==> flow/design.v <==
module maze(clk, reset, start_i, row_i, action_o, coord_o);
    input clk,reset, start_i;
    input [15:0] row_i;
    output reg [1:0] action_o;
    output reg [5:0] coord_o;
    reg [1:0] map [64-1:0];
    reg [1:0] direction [64-1:0];
    (* fsm_encoding = "none" *) reg [1:0] state;
    reg [5:0] cnt;
    reg [5:0] START, END;
    reg [7:0] i;
    always @(posedge clk or posedge reset) begin
        if(reset) begin
            state <= 2'd0;
            action_o <= 2'b00;
        end
        else begin
            case (state)
                2'd0: begin
                   state <= start_i ? 2'd1 : 2'd0;
                   action_o <= start_i ? 2'b01 : 2'b00;
                   cnt <= 1'b0;
                   coord_o <= 6'b0; 
                end
                2'd1: begin
                    if(cnt!=8) begin
                        for(i = 0; i != 8; i = i + 1) begin
                            map[cnt + (i << 3)] <= row_i >> (14 - (i << 1)); 
                        end
                    end
                    else begin
                        START <= ((row_i[15:12]) << 3) + (row_i[11:8]);
                        END <= ((row_i[7:4]) << 3) + (row_i[3:0]);
                        state <= 2'd2;
                        action_o <= 2'b10;
                    end
                    cnt <= cnt + 1;
                end
                2'd2: begin
                    for (i = 0; i != 64; i = i + 1) begin
                        if(map[i] == 2'b11) begin
                            if(i < 56) begin
                                if(map[i+8] == 2'b00) begin
                                    map[i+8] <= 2'b11;
                                    direction[i+8] <= 2'b10;
                                end
                                if(map[i+8] == 2'b10) begin
                                    direction[i+8] <= 2'b10;
                                    state <= 2'd3;
                                    action_o <= 2'b11;
                                    coord_o  <= START;
                                end
                            end
                            if(i > 7) begin
                                if(map[i-8] == 2'b00) begin
                                    map[i-8] <= 2'b11;
                                    direction[i-8] <= 2'b11;
                                end
                                if(map[i-8] == 2'b10) begin
                                    direction[i-8] <= 2'b11;
                                    state <= 2'd3;
                                    action_o <= 2'b11;
                                    coord_o  <= START;
                                end
                            end
                            if(i[2:0] != 0) begin
                                if(map[i-1] == 2'b00) begin
                                    map[i-1] <= 2'b11;
                                    direction[i-1] <= 2'b01;
                                end
                                if(map[i-1] == 2'b10) begin
                                    direction[i-1] <= 2'b01;
                                    state <= 2'd3;
                                    action_o <= 2'b11;
                                    coord_o  <= START;
                                end
                            end
                            if(i[2:0] != 7) begin
                                if(map[i+1] == 2'b00) begin
                                    map[i+1] <= 2'b11;
                                    direction[i+1] <= 2'b00;
                                end
                                if(map[i+1] == 2'b10) begin
                                    direction[i+1] <= 2'b00;
                                    state <= 2'd3;
                                    action_o <= 2'b11;
                                    coord_o  <= START;
                                end
                            end
                            map[i] <= 2'b01;
                        end
                    end
                end
                2'd3: begin
                    if(coord_o != END) begin
                        if(direction[coord_o] == 2'b00) begin
                            coord_o <= coord_o - 1;
                        end
                        else if(direction[coord_o] == 2'b01) begin
                            coord_o <= coord_o + 1;
                        end
                        else if(direction[coord_o] == 2'b10) begin
                            coord_o <= coord_o - 8;
                        end
                        else if(direction[coord_o] == 2'b11) begin
                            coord_o <= coord_o + 8;
                        end
                    end
                    else begin
                        action_o <= 2'b00;
                        state <= 2'd0;
                    end
                end
                default: begin
                end
            endcase
        end
    end
endmodule
==> Step by step through the tools: maze <==
Tool output for the design above, in the order of the flow.
Line numbers count from 1 in the design file above.
Operators: Yosys type, input widths -> output width; for muxes data width and select width s.
Library cell names are shortened.
{ "inputs": {"design": "maze", "clock": "clk", "cell_library": "sky130hd", "pvt_corner": "tt_025C_1v80"} }

==> Word-level counts <==
Source: Yosys, flattened and elaborated. Widths are those after wreduce. Registers that Yosys merges into a memory's read port (data or address) are not register bits. Print and check cells do not count. Equal cells are merged and count once.
{ "bits": {"reg_bits": 284, "out_inout_bits": 8, "elab_cells": 3785} }
{ "op_classes": {"addsub": 14, "n_eq": 772, "mux": 2715, "n_logic": 2, "n_reduce_logical": 148} }
{ "ops": {"columns": ["cell", "n"], "rows": [
  ["$mux 2", 2352],
  ["$mux 6", 293],
  ["$eq 6x6->1 const B", 288],
  ["$eq 6x5->1 const B", 144],
  ["$ne 9x9->1 const B", 64],
  ["$eq 6x4->1 const B", 72],
  ["$eq 2x2->1 const B", 132],
  ["$reduce_and 4->1", 65],
  ["$pmux 2 s2", 64],
  ["$eq 6x3->1 const B", 36],
  ["$logic_not 2->1", 66],
  ["$pmux 2 s64", 1],
  ["$eq 6x2->1 const B", 18],
  ["$eq 6x1->1 const B", 9],
  ["$logic_not 6->1", 9],
  ["$add 6x6->6 const B", 4],
  ["$pmux 6 s3", 1],
  ["$pmux 2 s4", 2],
  ["$add 6x1->6 const B", 2],
  ["$add 6x4->6", 2],
  ["$add 6x4->6 const B", 2],
  ["$add 6x5->6 const B", 2],
  ["$pmux 6 s2", 1],
  ["$ne 2x2->1 const B", 4],
  ["$reduce_and 3->1", 2],
  ["$sub 6x1->6 const B", 1],
  ["$sub 6x4->6 const B", 1],
  ["$ne 6x4->1 const B", 1]
]} }
Not listed: further kinds 9, cells in them 13.

==> Logic depth <==
Longest topological path by Yosys (ltp), each cell counted once; first at word level (registers and memories cut), then after technology mapping (sequential cells cut; the memories' decode and read muxes count).
{ "depth": {"depth_word": 290, "ABC_AREA": 0, "mapped_depth": 14} }

==> Mapped cells and area <==
Source: synth_stat.txt of the flow (Yosys; design flattened, memories mapped). It holds for the ABC_AREA given above (unset counts as 0); a run with the other value may have another netlist.
{ "mapped": {"mapped_cells": 3735, "synth_area_mm2": 0.0279756, "seqArea_mm2": 0.0085082, "ffs": 284, "buf_cells": 352} }
{ "by_type": {"columns": ["cell", "n", "area_total_um2"], "rows": [
  ["edfxtp_1", 280, 8.41E+03],
  ["a21oi_1", 487, 2.44E+03],
  ["nor2_1", 625, 2346],
  ["a211oi_1", 230, 1.73E+03],
  ["mux2i_1", 172, 1.72E+03],
  ["nand2_1", 308, 1.16E+03],
  ["clkbuf_1", 304, 1.14E+03],
  ["o21ai_0", 178, 890.854],
  ["a22oi_1", 92, 690.662],
  ["o41ai_1", 59, 516.746],
  ["nand2b_1", 79, 494.224],
  ["nand3_1", 96, 480.461],
  ["a221oi_1", 51, 446.678],
  ["a31oi_1", 55, 344.08],
  ["nor3_1", 68, 340.326],
  ["inv_1", 87, 326.563],
  ["a41oi_1", 32, 280.269],
  ["a211o_1", 31, 271.51]
]} }
Not listed: further types 58, cells in them 501.

==> Path before layout <==
Path of least setup slack by OpenSTA after synthesis, without wires, with an ideal clock, recovery checks aside; 20% of the period is set as input and as output delay. Where synthesis merged equal registers, the netlist keeps one of their names.
{ "synth_timing": {"path_type": "flip-flop to flip-flop", "startpoint": "reg cnt[3]", "endpoint": "reg map[47][0]", "clock_period_ns": 3.7, "setup_time_ns": 0.188, "t_first_pin_ns": 0.000, "arrival_ns": 3.123, "t_required_ns": 3.512, "slack_ns": 0.389, "path_delay_ns": 3.311, "stages": 14, "period_less_setup_slack_ns": 3.311} }
"path_delay_ns" is the arrival time less input delay plus setup time.
"stages": output pins that drive a net of the path, with the launching flip-flop's if there is one; two outputs of one cell count as two.
"period_less_setup_slack_ns" = period - worst setup slack (recovery checks aside). The figure is calculated, with input and output delays left at 20% of the set period.
The rows between start and end are the longest chain of elaborated cells between them; the timing report does not say that the signal goes this way. Where chains are equally long, one stands for them.
A line is the first line of the expression or statement that the cell stems from. Yosys adds cells for indexed reads and writes and turns some case tables into memories.
At most two assigning lines are given for a register; there are more.
Lines with a computed index may be missing from the assigning lines.
The path ends at the data pin of a flip-flop with enable; ways to the enable are not counted.
{ "synth_between": {"path_cell_list": "edfxtp_1 > buf_2 > inv_1 > ha_1 > clkbuf_1 > buf_2 > buf_2 > nand2_1 > clkbuf_1 > nor2_1 > a21oi_1 > a211oi_1 > a221oi_1 > o41ai_1", "elab_chain_len": 11} }
{ "synth_rtl": {"columns": ["item", "line", "rtl"], "rows": [
  ["start: declaration", 9, "reg [5:0] cnt;"],
  ["start: assignment", 22, "cnt <= 1'b0;"],
  ["start: assignment", 37, "cnt <= cnt + 1;"],
  ["$add 6x4->6", 28, "map[cnt + (i << 3)] <= row_i >> (14 - (i << 1));"],
  ["$eq 6x6->1", 28, null],
  ["$mux 2 (7 in a row)", 28, null],
  ["$mux 2", 26, "if(cnt!=8) begin"],
  ["$pmux 2 s2", 18, "case (state)"],
  ["end: assignment", 44, "map[i+8] <= 2'b11;"],
  ["end: assignment", 56, "map[i-8] <= 2'b11;"],
  ["end: declaration", 6, "reg [1:0] map [64-1:0];"]
]} }

==> Path in the finished layout <==
Path of least setup slack in the final report of stored run 2 (OpenROAD, finished layout, wires in). Where an end is a register, its clock arrival counts in the times.
{ "layout_timing": {"path_type": "flip-flop to flip-flop", "startpoint": "reg coord_o[1]", "endpoint": "reg coord_o[2]", "clock_period_ns": 3.63, "setup_time_ns": 0.27, "t_first_pin_ns": 0.58, "arrival_ns": 3.41, "t_required_ns": 3.93, "slack_ns": 0.53, "stages": 14} }
The rows between start and end are the longest chain of elaborated cells between them; the timing report does not say that the signal goes this way. Where chains are equally long, one stands for them.
At most two assigning lines are given for a register; there are more.
The path ends at the data pin of a flip-flop with enable; ways to the enable are not counted.
{ "layout_between": {"path_cell_list": "edfxtp_1 > buf_6 > ha_4 > buf_4 > nand3_2 > o211a_1 > a31oi_2 > a2111oi_2 > buf_4 > a41o_4 > buf_6 > mux2i_4 > xnor2_2 > o2bb2ai_1", "elab_chain_len": 26} }
{ "layout_rtl": {"columns": ["item", "line", "rtl"], "rows": [
  ["start: declaration", 5, "output reg [5:0] coord_o;"],
  ["start: assignment", 97, "coord_o <= coord_o - 1;"],
  ["start: assignment", 100, "coord_o <= coord_o + 1;"],
  ["$eq 6x6->1", 96, "if(direction[coord_o] == 2'b00) begin"],
  ["$pmux 2 s64", 96, null],
  ["$mux 2", 95, "if(coord_o != END) begin"],
  ["$mux 2", 18, "case (state)"],
  ["$logic_not 2->1", 96, null],
  ["$mux 2", 96, null],
  ["$mux 2", 95, null],
  ["[12 not listed]", null, null],
  ["$eq 2x2->1", 105, "else if(direction[coord_o] == 2'b11) begin"],
  ["$mux 6", 105, null],
  ["$mux 6", 102, "else if(direction[coord_o] == 2'b10) begin"],
  ["$mux 6", 99, "else if(direction[coord_o] == 2'b01) begin"],
  ["$mux 6", 96, null],
  ["$mux 6", 95, null],
  ["$pmux 6 s3", 18, null],
  ["end: assignment", 97, null],
  ["end: assignment", 100, null],
  ["end: declaration", 5, null]
]} }

## Implementation results

Below are 3 stored runs of the flow (Yosys, OpenROAD; platform sky130hd) on maze, each with its settings and what was measured, unordered. Constraints: input delay and output delay 20% of the set period each, output load 0.01 pF.
"achieved clock period" means the clock period less the worst setup slack. The figure is calculated, with input and output delays left at 20% of the set period.
"critical setup path time" means the part of the period allowed to the worst setup path (the constraints hold back 20% at inputs and 20% at outputs) less its slack; where the path has registers, the arrival times of their clocks count too.
By "overall power" is meant OpenSTA's value without simulated activity: inputs other than the clock are taken to toggle once in ten clock periods, and the tool carries that through the logic.

==> stored run 1: settings <==
{ "ABC_AREA": 0, "CAP_MARGIN": 5, "CORE_UTILIZATION": 59, "CTS_CLUSTER_SIZE": 23, "GPL_TIMING_DRIVEN": 0, "MIN_ROUTING_LAYER": "met1", "PLACE_DENSITY_LB_ADDON": 0.3, "SLEW_MARGIN": 5, "period_ns": 2.9, "CORE_MARGIN": 2 }
==> stored run 1: results <==
unfinished; error GRT-0116 in routing

==> stored run 2: settings <==
{ "SETUP_SLACK_MARGIN": 1.04, "period_ns": 3.63, "CAP_MARGIN": 20, "CORE_MARGIN": 2, "CORE_UTILIZATION": 40, "SLEW_MARGIN": 20 }
==> stored run 2: results <==
overall power: 34179 uW
final design utilization: 0.575
die footprint: 0.0720708 mm²
chip area in the Yosys report: 0.0279756 mm²
critical setup path time: 3.10 ns
type of the worst setup path: flip-flop to flip-flop
setup slack of the worst path: 0.528 ns
summed negative setup slack: 0.000 ns
achieved clock period: 3.102 ns

==> stored run 3: settings <==
{ "ABC_AREA": 0, "CAP_MARGIN": 40, "CELL_PAD_IN_SITES_GLOBAL_PLACEMENT": 3, "CORE_UTILIZATION": 19, "CTS_CLUSTER_DIAMETER": 56, "GPL_TIMING_DRIVEN": 1, "PLACE_DENSITY_LB_ADDON": 0.27, "TNS_END_PERCENT": 95, "period_ns": 2.59, "CORE_MARGIN": 2, "SLEW_MARGIN": 20 }
==> stored run 3: results <==
overall power: 53825 uW
final design utilization: 0.321
die footprint: 0.150327 mm²
chip area in the Yosys report: 0.0279756 mm²
critical setup path time: 3.10 ns
type of the worst setup path: flip-flop to flip-flop
setup slack of the worst path: -0.512 ns
summed negative setup slack: -37.245 ns
achieved clock period: 3.102 ns
